==> flow/design.v <==
module main(clk, rst, mem_rdata, mem_addr, mem_wdata, mem_we);
	input clk, rst;
	input [15:0] mem_rdata;       
	output [7:0] mem_addr;
	output [7:0] mem_wdata;
	output mem_we;
	wire PCWrite, IRWrite, S, AdrSrc, MemWrite, RegSrc1, ExtenderShift, RegWrite;
	wire [1:0] RegSrc0, ALUSrcA, ALUSrcB, ResultSrc, ImmSrc;
	wire [3:0] ALUControl;
	wire [3:0] FLAGS;
	wire [15:0] Instr;
	wire [2:0] IMM_VAL_7;
	wire [7:0] IMM_VAL_1;
	assign ImmSrc = Instr[15:14];
	assign IMM_VAL_7 = 7;
	assign IMM_VAL_1 = 1;
	assign mem_we = MemWrite;
	controller CTRL(
		.clk(clk),
		.rst(rst),
		.FLAGS(FLAGS),
		.Instr(Instr),
		.PCWrite(PCWrite),
		.IRWrite(IRWrite),
		.S(S),
		.AdrSrc(AdrSrc),
		.MemWrite(MemWrite),
		.RegSrc1(RegSrc1),
		.ExtenderShift(ExtenderShift),
		.RegWrite(RegWrite),
		.RegSrc0(RegSrc0),
		.ALUSrcA(ALUSrcA),
		.ALUSrcB(ALUSrcB),
		.ResultSrc(ResultSrc),
		.ALUControl(ALUControl)
	);
	datapath DUT(
		AdrSrc,
		PCWrite,
		MemWrite,
		IRWrite,
		RegSrc1,
		ExtenderShift,
		RegWrite,
		clk,
		rst,
		S,
		ALUControl,
		ALUSrcA,
		ALUSrcB,
		IMM_VAL_1,
		IMM_VAL_7,
		ImmSrc,
		RegSrc0,
		ResultSrc,
		mem_rdata,
		FLAGS,
		Instr,
		mem_addr,
		mem_wdata
	);
endmodule
module controller(clk, rst, FLAGS, Instr, PCWrite, IRWrite, S, AdrSrc, MemWrite, RegSrc1, ExtenderShift, RegWrite, RegSrc0, ALUSrcA, ALUSrcB, ResultSrc, ALUControl);
	input clk, rst;
	input [3:0] FLAGS;
	input [15:0] Instr;
	reg [4:0] current_state, next_state;
	output reg PCWrite, IRWrite, S, AdrSrc, MemWrite, RegSrc1, ExtenderShift, RegWrite;
	output reg [1:0] RegSrc0, ALUSrcA, ALUSrcB, ResultSrc;
	output reg [3:0] ALUControl;
	wire [1:0] OP, CMD_00, B_type, B_flag;
	wire [2:0] CMD_01;
	wire logic_op;
	assign OP = Instr[15:14];
	assign CMD_00 = Instr[13:12];  
	assign CMD_01 = Instr[13:11];  
	assign B_type = Instr[13:12];
	assign B_flag = Instr[11:10];
	assign logic_op = (CMD_01 == 3'b000 | CMD_01 == 3'b001 | CMD_01 == 3'b010);
	parameter Fetch = 0;
	parameter Decode = 1;
	parameter MemAdr = 2;
	parameter MemRead = 3;
	parameter MemWB = 4;
	parameter MemW = 5;
	parameter ExecuteR = 6;
	parameter ExecuteI = 7;
	parameter ALUWB = 8;
	parameter Branch = 9;
	parameter BL = 10;
	parameter BI_MemAdr = 11;
	parameter BI_MemRead = 12;
	parameter BI_WritePC = 13;
	parameter BranchWithCondition = 14;
	always @(posedge clk)
	begin: STATE_MEMORY
		if (rst)
			current_state <= Fetch;
		else
			current_state <= next_state;
	end
	always @(*)
	begin: REGSRC_LOGIC
		RegSrc0 = 0;
		RegSrc1 = 0;
		ExtenderShift = 0;
		case (OP)
			2'b00: begin  
				if (Instr[11] == 1) begin
					RegSrc0 = 2;  
					ExtenderShift = 1;
				end
			end
			2'b01: begin  
				if (!logic_op) begin  
					RegSrc0 = 2;  
					ExtenderShift = 1;
				end
			end
			2'b10: begin  
				RegSrc1 = 1;  
			end
			2'b11: begin  
				RegSrc1 = 1;  
			end
		endcase
	end
	always @(*)
	begin: WRITE_CONTROLLER
		IRWrite = 0;
		PCWrite = 0;
		MemWrite = 0;
		RegWrite = 0;
		S = 0;
		case (current_state)
			Fetch: begin
				IRWrite = 1;
				PCWrite = 1;
			end
			Decode: begin
				PCWrite = 1;
				if (OP == 2'b11 && B_type == 2'b01)  
					RegWrite = 1;
			end
			ExecuteR: S = 1;
			ExecuteI: S = 1;
			ALUWB: RegWrite = 1;
			MemW: MemWrite = 1;
			MemWB: RegWrite = 1;
			Branch: PCWrite = 1;
			BL: PCWrite = 1;
			BI_WritePC: PCWrite = 1;
			BranchWithCondition: begin
				case (B_flag)
					2'b00: PCWrite = (FLAGS[2] == 1);  
					2'b01: PCWrite = (FLAGS[2] == 0);  
					2'b10: PCWrite = (FLAGS[1] == 1);  
					2'b11: PCWrite = (FLAGS[1] == 0);  
				endcase
			end
			default: ;
		endcase
	end
	always @(*)
	begin: OUTPUT_LOGIC
		AdrSrc = 0;
		ALUSrcA = 2'b01;
		ALUSrcB = 2'b10;
		ALUControl = 4'b0000;
		ResultSrc = 2'b10;
		case (current_state)
			Fetch: ;  
			Decode: ;  
			ExecuteR: begin 
				ALUSrcA = 0;  
				ALUSrcB = 2'b00;  
				if (OP == 2'b00) begin  
					if (CMD_00 == 2'b01)
						ALUControl = 4'b0001;  
					if (CMD_00 == 2'b10)
						ALUControl = 4'b0001;  
				end
				if (OP == 2'b01) begin  
					if (CMD_01 == 3'b000)  
						ALUControl = 4'b0100;
					if (CMD_01 == 3'b001)  
						ALUControl = 4'b0101;
					if (CMD_01 == 3'b010)  
						ALUControl = 4'b0110;
				end
			end
			ExecuteI: begin
				ALUSrcB = 2'b01;  
				ALUSrcA = 0;  
				if (OP == 2'b00) begin 
					if (CMD_00 == 2'b11)  
						ALUSrcA = 2'b10;  
					if (CMD_00 == 2'b01)
						ALUControl = 4'b0001;  
					if (CMD_00 == 2'b10)
						ALUControl = 4'b0001;  
				end
				if (OP == 2'b01) begin  
					if (CMD_01 == 3'b011)  
						ALUControl = 4'b1000;
					if (CMD_01 == 3'b100)  
						ALUControl = 4'b1001;
					if (CMD_01 == 3'b101)  
						ALUControl = 4'b1010;
					if (CMD_01 == 3'b110)  
						ALUControl = 4'b1011;
					if (CMD_01 == 3'b111)  
						ALUControl = 4'b1100;
				end
			end	
			ALUWB: ResultSrc = 2'b00;
			MemAdr: begin
				if (Instr[12] == 0)  
					ALUSrcA = 2'b00;	 
				else  
					ALUSrcA = 2'b10;	 
				ALUSrcB = 2'b01;
			end
			MemRead: begin
				ResultSrc = 2'b00;
				AdrSrc = 1;
			end
			MemW: begin
				ResultSrc = 2'b00;
				AdrSrc = 1;
			end
			MemWB: ResultSrc = 2'b01;
			Branch, BL, BI_MemAdr, BranchWithCondition: begin
				ALUSrcA = 2'b10;  
				ALUSrcB = 2'b01;  
			end
			BI_MemRead: begin
				ResultSrc = 2'b00;
				AdrSrc = 1;
			end
			BI_WritePC: ResultSrc = 2'b01;
			default: ;
		endcase
	end
	always @(*)
	begin: NEXT_STATE_LOGIC
		next_state = Fetch;
		case (current_state)
			Fetch: next_state = Decode;
			Decode: begin
				case (OP)
					2'b00: next_state = Instr[11] ? ExecuteI : ExecuteR;  
					2'b01: next_state = logic_op ? ExecuteR : ExecuteI;   
					2'b10: next_state = MemAdr;                           
					2'b11: begin  
						case (B_type)
							2'b00: next_state = Branch;
							2'b01: next_state = BL;
							2'b10: next_state = BI_MemAdr;
							2'b11: next_state = BranchWithCondition;
						endcase
					end
				endcase
			end
			ExecuteR, ExecuteI: begin
				if (OP == 2'b00 && CMD_00 == 2'b10)  
					next_state = Fetch;
				else
					next_state = ALUWB;
			end
			MemAdr: next_state = Instr[13] ? MemRead : MemW;
			MemRead: next_state = MemWB;
			BI_MemAdr: next_state = BI_MemRead;
			BI_MemRead: next_state = BI_WritePC;
			default: next_state = Fetch;
		endcase
	end
endmodule
module datapath(
	AdrSrc,
	PcWrite,
	MemWrite,
	IRWrite,
	RegSrc1,
	ExtenderShift,
	RegWrite,
	clk,
	rst,
	S,
	ALUControl,
	ALUSrcA,
	ALUSrcB,
	IMM_VAL_1,
	IMM_VAL_7,
	ImmSrc,
	RegSrc0,
	ResultSrc,
	M,
	FLAGS,
	Instr,
	MemAddr,
	WrittenData
);
input wire	AdrSrc;
input wire	PcWrite;
input wire	MemWrite;
input wire	IRWrite;
input wire	RegSrc1;
input wire	ExtenderShift;
input wire	RegWrite;
input wire	clk;
input wire	rst;
input wire	S;
input wire	[3:0] ALUControl;
input wire	[1:0] ALUSrcA;
input wire	[1:0] ALUSrcB;
input wire	[7:0] IMM_VAL_1;
input wire	[2:0] IMM_VAL_7;
input wire	[1:0] ImmSrc;
input wire	[1:0] RegSrc0;
input wire	[1:0] ResultSrc;
input wire	[15:0] M;
output wire	[3:0] FLAGS;
output wire	[15:0] Instr;
output wire	[7:0] MemAddr;
output wire	[7:0] WrittenData;
wire	[3:0] F;
wire	[3:3] FL;
wire	[15:0] Instr_ALTERA_SYNTHESIZED;
wire	[7:0] SYNTHESIZED_WIRE_0;
wire	[7:0] SYNTHESIZED_WIRE_1;
wire	[7:0] SYNTHESIZED_WIRE_27;
wire	[7:0] SYNTHESIZED_WIRE_3;
wire	[7:0] SYNTHESIZED_WIRE_4;
wire	[7:0] SYNTHESIZED_WIRE_28;
wire	[7:0] SYNTHESIZED_WIRE_29;
wire	[2:0] SYNTHESIZED_WIRE_8;
wire	[2:0] SYNTHESIZED_WIRE_9;
wire	[7:0] SYNTHESIZED_WIRE_12;
wire	[7:0] SYNTHESIZED_WIRE_30;
wire	[7:0] SYNTHESIZED_WIRE_31;
wire	[7:0] SYNTHESIZED_WIRE_16;
wire	[7:0] SYNTHESIZED_WIRE_32;
wire	[7:0] SYNTHESIZED_WIRE_18;
wire	[7:0] SYNTHESIZED_WIRE_22;
wire	[0:7] SYNTHESIZED_WIRE_24;
wire	[0:7] SYNTHESIZED_WIRE_25;
wire	[0:2] SYNTHESIZED_WIRE_26;
assign	WrittenData = SYNTHESIZED_WIRE_32;
assign	SYNTHESIZED_WIRE_24 = 0;
assign	SYNTHESIZED_WIRE_25 = 0;
assign	SYNTHESIZED_WIRE_26 = 0;
alu_with_shifter #(.W(8))	b2v_inst(
	.A(SYNTHESIZED_WIRE_0),
	.B(SYNTHESIZED_WIRE_1),
	.control(ALUControl),
	.N(F[3]),
	.Z(F[2]),
	.CO(F[1]),
	.OVF(F[0]),
	.out(SYNTHESIZED_WIRE_28));
mux_2x1 #(.W(3))	b2v_inst10(
	.sel(RegSrc1),
	.in0(Instr_ALTERA_SYNTHESIZED[2:0]),
	.in1(Instr_ALTERA_SYNTHESIZED[10:8]),
	.out(SYNTHESIZED_WIRE_9));
reg_w_rst_en #(.W(8))	b2v_inst12(
	.clk(clk),
	.rst(rst),
	.en(PcWrite),
	.inp(SYNTHESIZED_WIRE_27),
	.out(SYNTHESIZED_WIRE_29));
reg_w_rst_en #(.W(4))	b2v_inst13(
	.clk(clk),
	.rst(rst),
	.en(S),
	.inp(F),
	.out(FLAGS));
reg_w_res #(.W(8))	b2v_inst14(
	.clk(clk),
	.rst(rst),
	.inp(SYNTHESIZED_WIRE_3),
	.out(SYNTHESIZED_WIRE_22));
reg_w_res #(.W(8))	b2v_inst15(
	.clk(clk),
	.rst(rst),
	.inp(SYNTHESIZED_WIRE_4),
	.out(SYNTHESIZED_WIRE_32));
reg_w_res #(.W(8))	b2v_inst16(
	.clk(clk),
	.rst(rst),
	.inp(SYNTHESIZED_WIRE_28),
	.out(SYNTHESIZED_WIRE_12));
reg_w_res #(.W(8))	b2v_inst18(
	.clk(clk),
	.rst(rst),
	.inp(M[7:0]),
	.out(SYNTHESIZED_WIRE_30));
mux_2x1 #(.W(8))	b2v_inst19(
	.sel(AdrSrc),
	.in0(SYNTHESIZED_WIRE_29),
	.in1(SYNTHESIZED_WIRE_27),
	.out(SYNTHESIZED_WIRE_16));
reg_file_8	b2v_inst2(
	.clk(clk),
	.rst(rst),
	.WE3(RegWrite),
	.A1(SYNTHESIZED_WIRE_8),
	.A2(SYNTHESIZED_WIRE_9),
	.A3(Instr_ALTERA_SYNTHESIZED[10:8]),
	.R7_in(SYNTHESIZED_WIRE_27),
	.WD3(SYNTHESIZED_WIRE_27),
	.RD1(SYNTHESIZED_WIRE_3),
	.RD2(SYNTHESIZED_WIRE_4));
reg_w_rst_en #(.W(16))	b2v_inst20(
	.clk(clk),
	.rst(rst),
	.en(IRWrite),
	.inp(M),
	.out(Instr_ALTERA_SYNTHESIZED));
mux_4x1 #(.W(8))	b2v_inst22(
	.in0(SYNTHESIZED_WIRE_12),
	.in1(SYNTHESIZED_WIRE_30),
	.in2(SYNTHESIZED_WIRE_28),
	.in3(SYNTHESIZED_WIRE_31),
	.sel(ResultSrc),
	.out(SYNTHESIZED_WIRE_27));
assign	MemAddr = SYNTHESIZED_WIRE_16;
extend	b2v_inst4(
	.ImmSrc(ImmSrc),
	.inp(Instr_ALTERA_SYNTHESIZED[11:0]),
	.out(SYNTHESIZED_WIRE_18));
left_shifter	b2v_inst5(
	.en(ExtenderShift),
	.inp(SYNTHESIZED_WIRE_18),
	.rot(Instr_ALTERA_SYNTHESIZED[7:5]),
	.out(SYNTHESIZED_WIRE_31));
mux_4x1 #(.W(8))	b2v_inst7(
	.in0(SYNTHESIZED_WIRE_32),
	.in1(SYNTHESIZED_WIRE_31),
	.in2(IMM_VAL_1),
	.in3(SYNTHESIZED_WIRE_30),
	.sel(ALUSrcB),
	.out(SYNTHESIZED_WIRE_1));
mux_4x1 #(.W(8))	b2v_inst8(
	.in0(SYNTHESIZED_WIRE_22),
	.in1(SYNTHESIZED_WIRE_29),
	.in2(SYNTHESIZED_WIRE_24),
	.in3(SYNTHESIZED_WIRE_25),
	.sel(ALUSrcA),
	.out(SYNTHESIZED_WIRE_0));
mux_4x1 #(.W(3))	b2v_inst9(
	.in0(Instr_ALTERA_SYNTHESIZED[7:5]),
	.in1(IMM_VAL_7),
	.in2(Instr_ALTERA_SYNTHESIZED[10:8]),
	.in3(SYNTHESIZED_WIRE_26),
	.sel(RegSrc0),
	.out(SYNTHESIZED_WIRE_8));
assign	Instr = Instr_ALTERA_SYNTHESIZED;
endmodule
module dec_3x8(inp, out);
	input [2:0] inp;
	output [7:0] out;
	assign out[7] = (inp[2]) & (inp[1]) & (inp[0]);
	assign out[6] = (inp[2]) & (inp[1]) & (~inp[0]);
	assign out[5] = (inp[2]) & (~inp[1]) & (inp[0]);
	assign out[4] = (inp[2]) & (~inp[1]) & (~inp[0]);
	assign out[3] = (~inp[2]) & (inp[1]) & (inp[0]);
	assign out[2] = (~inp[2]) & (inp[1]) & (~inp[0]);
	assign out[1] = (~inp[2]) & (~inp[1]) & (inp[0]);
	assign out[0] = (~inp[2]) & (~inp[1]) & (~inp[0]);
endmodule
module mux_2x1 #(parameter W=8)(in0, in1, sel, out);
	input [W-1:0] in0, in1;
	input sel;
	output reg [W-1:0] out;
	always @(in0, in1, sel)
		case(sel)
			1'b0: out = in0;
			1'b1: out = in1;
		endcase
endmodule
module mux_4x1 #(parameter W=8)(in0, in1, in2, in3, sel, out);
	input [W-1:0] in0, in1, in2, in3;
	input [1:0] sel;
	output reg [W-1:0] out;
	always @(in0, in1, in2, in3, sel)
		case(sel)
			2'b00: out = in0;
			2'b01: out = in1;
			2'b10: out = in2;
			2'b11: out = in3;
		endcase
endmodule
module mux_8x1 #(parameter W=8)(in0, in1, in2, in3, in4, in5, in6, in7, sel, out);
	input [W-1:0] in0, in1, in2, in3, in4, in5, in6, in7;
	input [2:0] sel;
	wire [W-1:0] middle_out0, middle_out1;
	output [W-1:0] out;
	mux_4x1 #(W) mux1 (in0, in1, in2, in3, sel[1:0], middle_out0);
	mux_4x1 #(W) mux2 (in4, in5, in6, in7, sel[1:0], middle_out1);
	mux_2x1 #(W) mux3 (middle_out0, middle_out1, sel[2], out);
endmodule
module reg_w_res #(parameter W=8) (clk, rst, inp, out);
	input clk, rst;
	input [W-1:0] inp;
	output reg [W-1:0] out;
	always @(posedge clk)
	begin
		if (rst) begin
			out <= 0;
		end else begin
			out <= inp;
		end
	end
endmodule
module reg_w_rst_en #(parameter W=8) (clk, rst, en, inp, out);
	input clk, rst, en;
	input [W-1:0] inp;
	output reg [W-1:0] out;
	always @(posedge clk)
	begin
		if (rst) begin
			out <= 0;
		end else if (en) begin
			out <= inp;
		end
	end
endmodule
module bit_8_reg_w_rst_en #(parameter D=0) (clk, rst, en, inp, out);
	input clk, rst, en;
	input [7:0] inp;
	output reg [7:0] out;
	always @(posedge clk)
	begin
		if (rst) begin
			out <= D;
		end else if (en) begin
			out <= inp;
		end
	end
endmodule
module reg_file_8(clk, rst, A1, A2, A3, WD3, R7_in, RD1, RD2, WE3);
	input clk, rst, WE3;
	input[2:0] A1, A2, A3;
	input[7:0] WD3, R7_in;
	output [7:0] RD1, RD2;
	wire [7:0] R_OUT[7:0];
	wire [7:0] DEC_WR_OUT, WRITE_SELECT;
	dec_3x8 dec_write_en(.inp(A3), .out(DEC_WR_OUT));
	assign WRITE_SELECT[0] = DEC_WR_OUT[0] & WE3;
	assign WRITE_SELECT[1] = DEC_WR_OUT[1] & WE3;
	assign WRITE_SELECT[2] = DEC_WR_OUT[2] & WE3;
	assign WRITE_SELECT[3] = DEC_WR_OUT[3] & WE3;
	assign WRITE_SELECT[4] = DEC_WR_OUT[4] & WE3;
	assign WRITE_SELECT[5] = DEC_WR_OUT[5] & WE3;
	assign WRITE_SELECT[6] = DEC_WR_OUT[6] & WE3;
	assign WRITE_SELECT[7] = DEC_WR_OUT[7] & WE3;
	bit_8_reg_w_rst_en #(0) R0(.clk(clk), .rst(rst), .en(WRITE_SELECT[0]), .inp(WD3), .out(R_OUT[0]));
	bit_8_reg_w_rst_en #(1) R1(.clk(clk), .rst(rst), .en(WRITE_SELECT[1]), .inp(WD3), .out(R_OUT[1]));
	bit_8_reg_w_rst_en #(2) R2(.clk(clk), .rst(rst), .en(WRITE_SELECT[2]), .inp(WD3), .out(R_OUT[2]));
	bit_8_reg_w_rst_en #(3) R3(.clk(clk), .rst(rst), .en(WRITE_SELECT[3]), .inp(WD3), .out(R_OUT[3]));
	bit_8_reg_w_rst_en #(4) R4(.clk(clk), .rst(rst), .en(WRITE_SELECT[4]), .inp(WD3), .out(R_OUT[4]));
	bit_8_reg_w_rst_en #(5) R5(.clk(clk), .rst(rst), .en(WRITE_SELECT[5]), .inp(WD3), .out(R_OUT[5]));
	bit_8_reg_w_rst_en #(6) R6(.clk(clk), .rst(rst), .en(WRITE_SELECT[6]), .inp(WD3), .out(R_OUT[6]));
	bit_8_reg_w_rst_en #(0) R7(.clk(clk), .rst(rst), .en(WRITE_SELECT[7]), .inp(R7_in), .out(R_OUT[7]));
	mux_8x1 #(8) mux_A1(R_OUT[0], R_OUT[1], R_OUT[2], R_OUT[3],
								 R_OUT[4], R_OUT[5], R_OUT[6], R_OUT[7],
								 A1, RD1);
	mux_8x1 #(8) mux_A2(R_OUT[0], R_OUT[1], R_OUT[2], R_OUT[3],
								 R_OUT[4], R_OUT[5], R_OUT[6], R_OUT[7],
								 A2, RD2);
endmodule
module extend(inp, out, ImmSrc);
	input [11:0] inp;
	input [1:0] ImmSrc;
	output reg [7:0] out;
	always @(inp, ImmSrc)
	begin
		case (ImmSrc)
			2'b10: out = {2'b0, inp[11], inp[4:0]};  
			2'b11: out = {2'b0, inp[5:0]};           
			default: out = {3'b0, inp[4:0]};         
		endcase
	end
endmodule
module left_shifter(inp, rot, en, out);
	input [7:0] inp;
	input [2:0] rot;
	input en;
	output reg [7:0] out;
	always @(*)
	begin
	if (en)
	begin
		out = inp << rot;
	end
	else
		out = inp;
	end
endmodule
module alu_with_shifter #(parameter W=8)(A, B, out, control, N, Z, CO, OVF);
	input [W-1:0] A, B;
	input [3:0] control;
	output reg N,Z,CO,OVF;
	output reg [W-1:0] out;
	reg [2*W-1:0] A_A;
	always @(*)
	begin
		CO = 0;
		OVF = 0;
		out = 0;
		A_A = 0;
		case(control)
		4'b0000:	begin  
					{CO, out} = A + B;
					OVF = (A[W-1] ~^ B[W-1]) & (A[W-1] ^ out[W-1]);
					end
		4'b0001:	begin  
					{CO, out} = A - B;
					OVF = (A[W-1] ^ out[W-1]) & (A[W-1] ^ B[W-1]);
					end
		4'b0010:	begin  
					{CO, out} = B - A;
					OVF = (B[W-1] ^ out[W-1]) & (A[W-1] ^ B[W-1]);
					end
		4'b0011:	out = A & (~B);
		4'b0100:	out = A & B;   
		4'b0101:	out = A | B;   
		4'b0110:	out = A ^ B;   
		4'b0111:	out = A ~^ B;
		4'b1000: begin  
					A_A = {A,A};
					A_A = A_A << B;
					out = A_A[2*W-1:W];
					end
		4'b1001: begin  
					A_A = {A,A};
					A_A = A_A >> B;
					out = A_A[W-1:0];
					end
		4'b1010: out = A << B;    
		4'b1011: out = A >> B;    
		4'b1100: out = A >>> B;   
		default: out = 0;
		endcase
		N = out[W-1];
		Z = (out == 0);
	end
endmodule
# From RTL to reports: main
# Tool output for the design above, in the order of the flow.
# Lines are those of the file above, counted from 1.
# Not given: --
dict set report setup {
  top_module {main}
  clock {clk}
  library {sky130hd}
  corner {tt_025C_1v80}
}

# Word-level counts
# Counts by Yosys on the flattened word-level netlist (proc, flatten, opt, wreduce). Print and check cells are left out.
dict set report bits {
  reg_bits 128
  latch_bits 0
  ramBits 0
  mem_bits_ro 0
  clocked_rd_ports_x_width 0
  n_memories 0
  output_inout_bits 17
  word_cells 215
}
dict set report op_classes {
  add_sub_neg 3
  mul 0
  n_div 0
  cmp 0
  equal 60
  shift 6
  n_mux 59
  bitwise 45
  reduce_and_logical 26
}
# cell n
set ops {}
lappend ops {{8-bit case mux with 4-bit select} 6}
lappend ops {{8-bit case mux with 13-bit select} 1}
lappend ops {{4-bit two-way mux} 12}
lappend ops {{8-bit case mux with 2-bit select} 3}
lappend ops {{5-bit case mux with 4-bit select} 2}
lappend ops {{2-bit == test (second input constant)} 18}
lappend ops {{5-bit by 4-bit == test with 1-bit output (second input constant)} 7}
lappend ops {{5-bit case mux with 7-bit select} 1}
lappend ops {{8-bit case mux with 3-bit select} 1}
lappend ops {{1-bit AND} 23}
lappend ops {{4-bit == test (second input constant)} 5}
lappend ops {{5-bit by 3-bit == test with 1-bit output (second input constant)} 4}
lappend ops {{2-bit by 1-bit == test with 1-bit output (second input constant)} 9}
lappend ops {{2-bit zero test} 9}
lappend ops {{8-bit by 8-bit subtractor with 9-bit output} 2}
lappend ops {{16-bit by 8-bit left shift with 16-bit output} 1}
lappend ops {{16-bit by 8-bit >> shifter with 8-bit output} 1}
lappend ops {{4-bit by 3-bit == test with 1-bit output (second input constant)} 4}
lappend ops {{8-bit AND} 2}
lappend ops {{2-bit OR reduction} 6}
lappend ops {{3-bit == test (second input constant)} 4}
lappend ops {{6-bit case mux with 2-bit select} 1}
lappend ops {{3-bit case mux with 4-bit select} 1}
lappend ops {{1-bit two-way mux} 11}
lappend ops {{5-bit by 2-bit == test with 1-bit output (second input constant)} 2}
lappend ops {{2-bit two-way mux} 5}
lappend ops {{1-bit inverter} 9}
lappend ops {{8-bit by 8-bit adder with 9-bit output} 1}
# Not listed: further kinds 35, cells in them 48.

# Logic depth
# Longest topological path by Yosys (ltp), each cell counted once; first at word level (registers and memories cut), then after technology mapping (sequential cells cut; the memories' decode and read muxes count).
dict set report depth {
  word_depth 15
  abc_area 0
  ltp_mapped 21
  mapped_depth_nobuf 18
}

# Mapped cells and area
# Yosys stat after the flow's synthesis: flattened, memories mapped to cells. It holds for the ABC_AREA given above (unset counts as 0); a run with the other value may have another netlist.
dict set report synth_totals {
  mapped_cells 1192
  area_mm2 0.0093965
  seq_area_mm2 0.0027426
  flip_flops 137
  buf_cells 93
}
# type n type_area_um2
set types {}
lappend types {sky130_fd_sc_hd__dfxtp_1 137 2742.63}
lappend types {sky130_fd_sc_hd__nand2_1 145 544.272}
lappend types {sky130_fd_sc_hd__ha_1 35 437.92}
lappend types {sky130_fd_sc_hd__o21ai_0 87 435.418}
lappend types {sky130_fd_sc_hd__a21oi_1 85 425.408}
lappend types {sky130_fd_sc_hd__nor2_1 105 394.128}
lappend types {sky130_fd_sc_hd__a31oi_1 52 325.312}
lappend types {sky130_fd_sc_hd__mux2i_1 31 310.298}
lappend types {sky130_fd_sc_hd__mux4_2 13 292.781}
lappend types {sky130_fd_sc_hd__clkbuf_1 60 225.216}
lappend types {sky130_fd_sc_hd__nand3_1 35 175.168}
lappend types {sky130_fd_sc_hd__a311oi_1 17 148.893}
lappend types {sky130_fd_sc_hd__nor3_1 28 140.134}
lappend types {sky130_fd_sc_hd__nand4_1 18 112.608}
lappend types {sky130_fd_sc_hd__o211ai_1 15 112.608}
lappend types {sky130_fd_sc_hd__nor2b_1 17 106.352}
lappend types {sky130_fd_sc_hd__a211oi_1 13 97.594}
lappend types {sky130_fd_sc_hd__inv_1 26 97.594}
# Not listed: further types 76, cells in them 273.
# The figures by module come from a second, unflattened synthesis with its own total; it is not the netlist above.
dict set report unflattened {
  cells_unflattened 1082
  area_unflattened_mm2 0.0104075
}
# Rows give one instance, submodules left out.
# module n_inst n_cells area_mm2 seq_area_mm2
set modules {}
lappend modules {{alu_with_shifter (W=8)} 1 451 0.0030054 0}
lappend modules {{mux_4x1 (W=8)} 7 10 0.0001964 0}
lappend modules {{reg_w_res (W=8)} 4 16 0.0002102 0.0001602}
lappend modules {controller 1 93 0.000792 0.0003003}
lappend modules {{reg_w_rst_en (W=16)} 1 52 0.0005806 0.0003203}
lappend modules {{bit_8_reg_w_rst_en (D=0)} 2 26 0.0002853 0.0001602}
lappend modules {{mux_2x1 (W=8)} 3 9 0.0001314 0}
lappend modules {left_shifter 1 43 0.0003628 0}
lappend modules {{bit_8_reg_w_rst_en (D=3)} 1 26 0.0002928 0.0001602}
lappend modules {{bit_8_reg_w_rst_en (D=5)} 1 26 0.0002928 0.0001602}
lappend modules {{bit_8_reg_w_rst_en (D=6)} 1 26 0.0002928 0.0001602}
lappend modules {{bit_8_reg_w_rst_en (D=1)} 1 26 0.0002903 0.0001602}
lappend modules {{bit_8_reg_w_rst_en (D=2)} 1 26 0.0002903 0.0001602}
lappend modules {{bit_8_reg_w_rst_en (D=4)} 1 26 0.0002903 0.0001602}
# Further modules, not shown: 10.

# Worst setup path after synthesis
# Source: OpenSTA report_checks on the synthesized netlist (no wires, ideal clock, input and output delay 20% of the period each), path of least setup slack; recovery checks are left aside. Register names are those of the netlist, which keeps one name where synthesis merged equal registers.
dict set report synth_path {
  path_type {register to output}
  startpoint {register CTRL.current_state}
  endpoint {output mem_addr[4]}
  clock_period_ps 5500
  out_delay_ps 1100
  launch_ps 0
  t_arrival_ps 4058
  required_time_ps 4400
  setup_slack_ps 342
  path_delay_ps 4058
  driving_pins 21
  period_less_setup_slack_ps 5158
}
# "path_delay_ps" is the arrival time less input delay plus setup time.
# At an output port there is no setup time.
# "driving_pins": output pins that drive a net of the path, with the launching flip-flop's if there is one; two outputs of one cell count as two.
# "period_less_setup_slack_ps" is the clock period less the worst setup slack; recovery checks do not enter. This is arithmetic on one report: input and output delays are still those of the set period (20% each).
# An end named without its bit number is one bit of that signal or, where synthesis recoded a state register, one of its new flip-flops.
# The rows between start and end are the longest chain of elaborated cells between them; the timing report does not say that the signal goes this way. Where chains are equally long, one stands for them.
# Each line given opens the expression or statement behind the cell; cells for indexed reads and writes are added by Yosys, which also makes memories of some case tables.
dict set report synth_via {
  cell_sequence {sky130_fd_sc_hd__dfxtp_1 > sky130_fd_sc_hd__or4_4 > sky130_fd_sc_hd__buf_6 > sky130_fd_sc_hd__nor2_8 > sky130_fd_sc_hd__buf_8 > sky130_fd_sc_hd__nand2_1 > sky130_fd_sc_hd__o21ai_1 > sky130_fd_sc_hd__clkbuf_1 > sky130_fd_sc_hd__ha_1 > sky130_fd_sc_hd__clkbuf_1 > sky130_fd_sc_hd__nand2b_1 > sky130_fd_sc_hd__a2bb2oi_1 > sky130_fd_sc_hd__mux2i_1 > sky130_fd_sc_hd__xnor2_1 > sky130_fd_sc_hd__a222oi_1 > sky130_fd_sc_hd__o41ai_2 > sky130_fd_sc_hd__a21oi_1 > sky130_fd_sc_hd__and3_4 > sky130_fd_sc_hd__o221a_1 > sky130_fd_sc_hd__buf_6 > sky130_fd_sc_hd__a21oi_1}
  elab_chain_len 10
  cells_between 69
}
# item line_no
set synth_rtl {}
lappend synth_rtl {{from (decl)} 67} ;# reg [4:0] current_state, next_state;
lappend synth_rtl {{from (assign)} 98} ;# current_state <= Fetch;
lappend synth_rtl {{from (assign)} 100} ;# current_state <= next_state;
lappend synth_rtl {{5-bit by 4-bit == test with 1-bit output} 171} ;# case (current_state)
lappend synth_rtl {{4-bit OR reduction} 171}
lappend synth_rtl {{2-bit case mux with 4-bit select} 171}
lappend synth_rtl {{2-bit == test} 488} ;# case(sel)
lappend synth_rtl {{2-bit OR reduction} --}
lappend synth_rtl {{8-bit case mux with 3-bit select} 488}
lappend synth_rtl {{8-bit by 8-bit subtractor with 9-bit output} 624} ;# {CO, out} = B - A;
lappend synth_rtl {{8-bit case mux with 13-bit select} 614} ;# case(control)
lappend synth_rtl {{8-bit case mux with 4-bit select} 488}
lappend synth_rtl {{8-bit case mux with 2-bit select} 478} ;# case(sel)
lappend synth_rtl {{to (decl)} 4} ;# output [7:0] mem_addr;

# Worst path after layout
# From the final timing report of job 1: the path of least setup slack in the routed layout; clock arrival at registers is part of the times.
# The report prints the path's times to 10 ps; the period is as set.
dict set report layout_path {
  path_type {register to output}
  startpoint {register CTRL.current_state}
  endpoint {output mem_addr[6]}
  clock_period_ps 6740
  out_delay_ps 1350
  launch_ps 430
  t_arrival_ps 4720
  required_time_ps 5390
  setup_slack_ps 670
  driving_pins 18
}
# An end named without its bit number is one bit of that signal or, where synthesis recoded a state register, one of its new flip-flops.
# The rows between start and end are the longest chain of elaborated cells between them; the timing report does not say that the signal goes this way. Where chains are equally long, one stands for them.
dict set report layout_via {
  cell_sequence {sky130_fd_sc_hd__dfxtp_1 > sky130_fd_sc_hd__or4_4 > sky130_fd_sc_hd__o21ai_1 > sky130_fd_sc_hd__a21o_2 > sky130_fd_sc_hd__nand2_2 > sky130_fd_sc_hd__ha_1 > sky130_fd_sc_hd__fa_1 > sky130_fd_sc_hd__nand2b_1 > sky130_fd_sc_hd__a2bb2oi_1 > sky130_fd_sc_hd__a21oi_2 > sky130_fd_sc_hd__o21bai_2 > sky130_fd_sc_hd__o32a_1 > sky130_fd_sc_hd__a31oi_2 > sky130_fd_sc_hd__a211o_1 > sky130_fd_sc_hd__nor3_4 > sky130_fd_sc_hd__a211o_1 > sky130_fd_sc_hd__a31oi_2 > sky130_fd_sc_hd__dlygate4sd2_1}
  elab_chain_len 10
  cells_between 69
}
# item line_no
set layout_rtl {}
lappend layout_rtl {{from (decl)} 67} ;# reg [4:0] current_state, next_state;
lappend layout_rtl {{from (assign)} 98} ;# current_state <= Fetch;
lappend layout_rtl {{from (assign)} 100} ;# current_state <= next_state;
lappend layout_rtl {{5-bit by 4-bit == test with 1-bit output} 171} ;# case (current_state)
lappend layout_rtl {{4-bit OR reduction} 171}
lappend layout_rtl {{2-bit case mux with 4-bit select} 171}
lappend layout_rtl {{2-bit == test} 488} ;# case(sel)
lappend layout_rtl {{2-bit OR reduction} --}
lappend layout_rtl {{8-bit case mux with 3-bit select} 488}
lappend layout_rtl {{8-bit by 8-bit subtractor with 9-bit output} 624} ;# {CO, out} = B - A;
lappend layout_rtl {{8-bit case mux with 13-bit select} 614} ;# case(control)
lappend layout_rtl {{8-bit case mux with 4-bit select} 488}
lappend layout_rtl {{8-bit case mux with 2-bit select} 478} ;# case(sel)
lappend layout_rtl {{to (decl)} 4} ;# output [7:0] mem_addr;

# Design main on sky130hd. What follows are 3 stored runs of the flow, each under its own settings; their order means nothing. The constraints put input and output delay at 20% of the set period each and load the outputs with 0.01 pF.
# "fin_power_w" is the tool's figure for a default switching activity; nothing was simulated.
run="job 1" settings CAP_MARGIN=0 CELL_PAD_IN_SITES_DETAIL_PLACEMENT=1 CELL_PAD_IN_SITES_GLOBAL_PLACEMENT=1 CORE_ASPECT_RATIO=1.72 CORE_MARGIN=7 CORE_UTILIZATION=41 CTS_CLUSTER_DIAMETER=197 CTS_CLUSTER_SIZE=82 GPL_ROUTABILITY_DRIVEN=0 MAX_ROUTING_LAYER="met4" PLACE_DENSITY_LB_ADDON=0.3 SETUP_SLACK_MARGIN=0.56 SLEW_MARGIN=40 TNS_END_PERCENT=45 period_ns=6.74
run="job 1" results fin_power_w=0.002479 finish.stdcell_area_mm2=0.0108567 final_setup_tns_ps=0 util_pct=48.2 final_setup_ws_ps=669 post_synth_area_mm2=0.0093965 design.die.area_mm2=0.0275097
run="job 2" settings CAP_MARGIN=30 CELL_PAD_IN_SITES_DETAIL_PLACEMENT=0 CORE_ASPECT_RATIO=1.08 CORE_UTILIZATION=51 CTS_CLUSTER_DIAMETER=87 CTS_CLUSTER_SIZE=75 MAX_ROUTING_LAYER="met4" TNS_END_PERCENT=25 period_ns=6.04 CORE_MARGIN=2 SLEW_MARGIN=20
run="job 2" results final_setup_tns_ps=0 post_synth_area_mm2=0.0093965 finish.stdcell_area_mm2=0.0107841 fin_power_w=0.002813 util_pct=59.7 design.die.area_mm2=0.0195265 final_setup_ws_ps=84
run="job 3" settings CORE_UTILIZATION=62 period_ns=5.5 CAP_MARGIN=20 CORE_MARGIN=2 SLEW_MARGIN=20
run="job 3" results finish.stdcell_area_mm2=0.0111519 post_synth_area_mm2=0.0093965 util_pct=76.2 fin_power_w=0.003189 design.die.area_mm2=0.016157 final_setup_ws_ps=20 final_setup_tns_ps=0
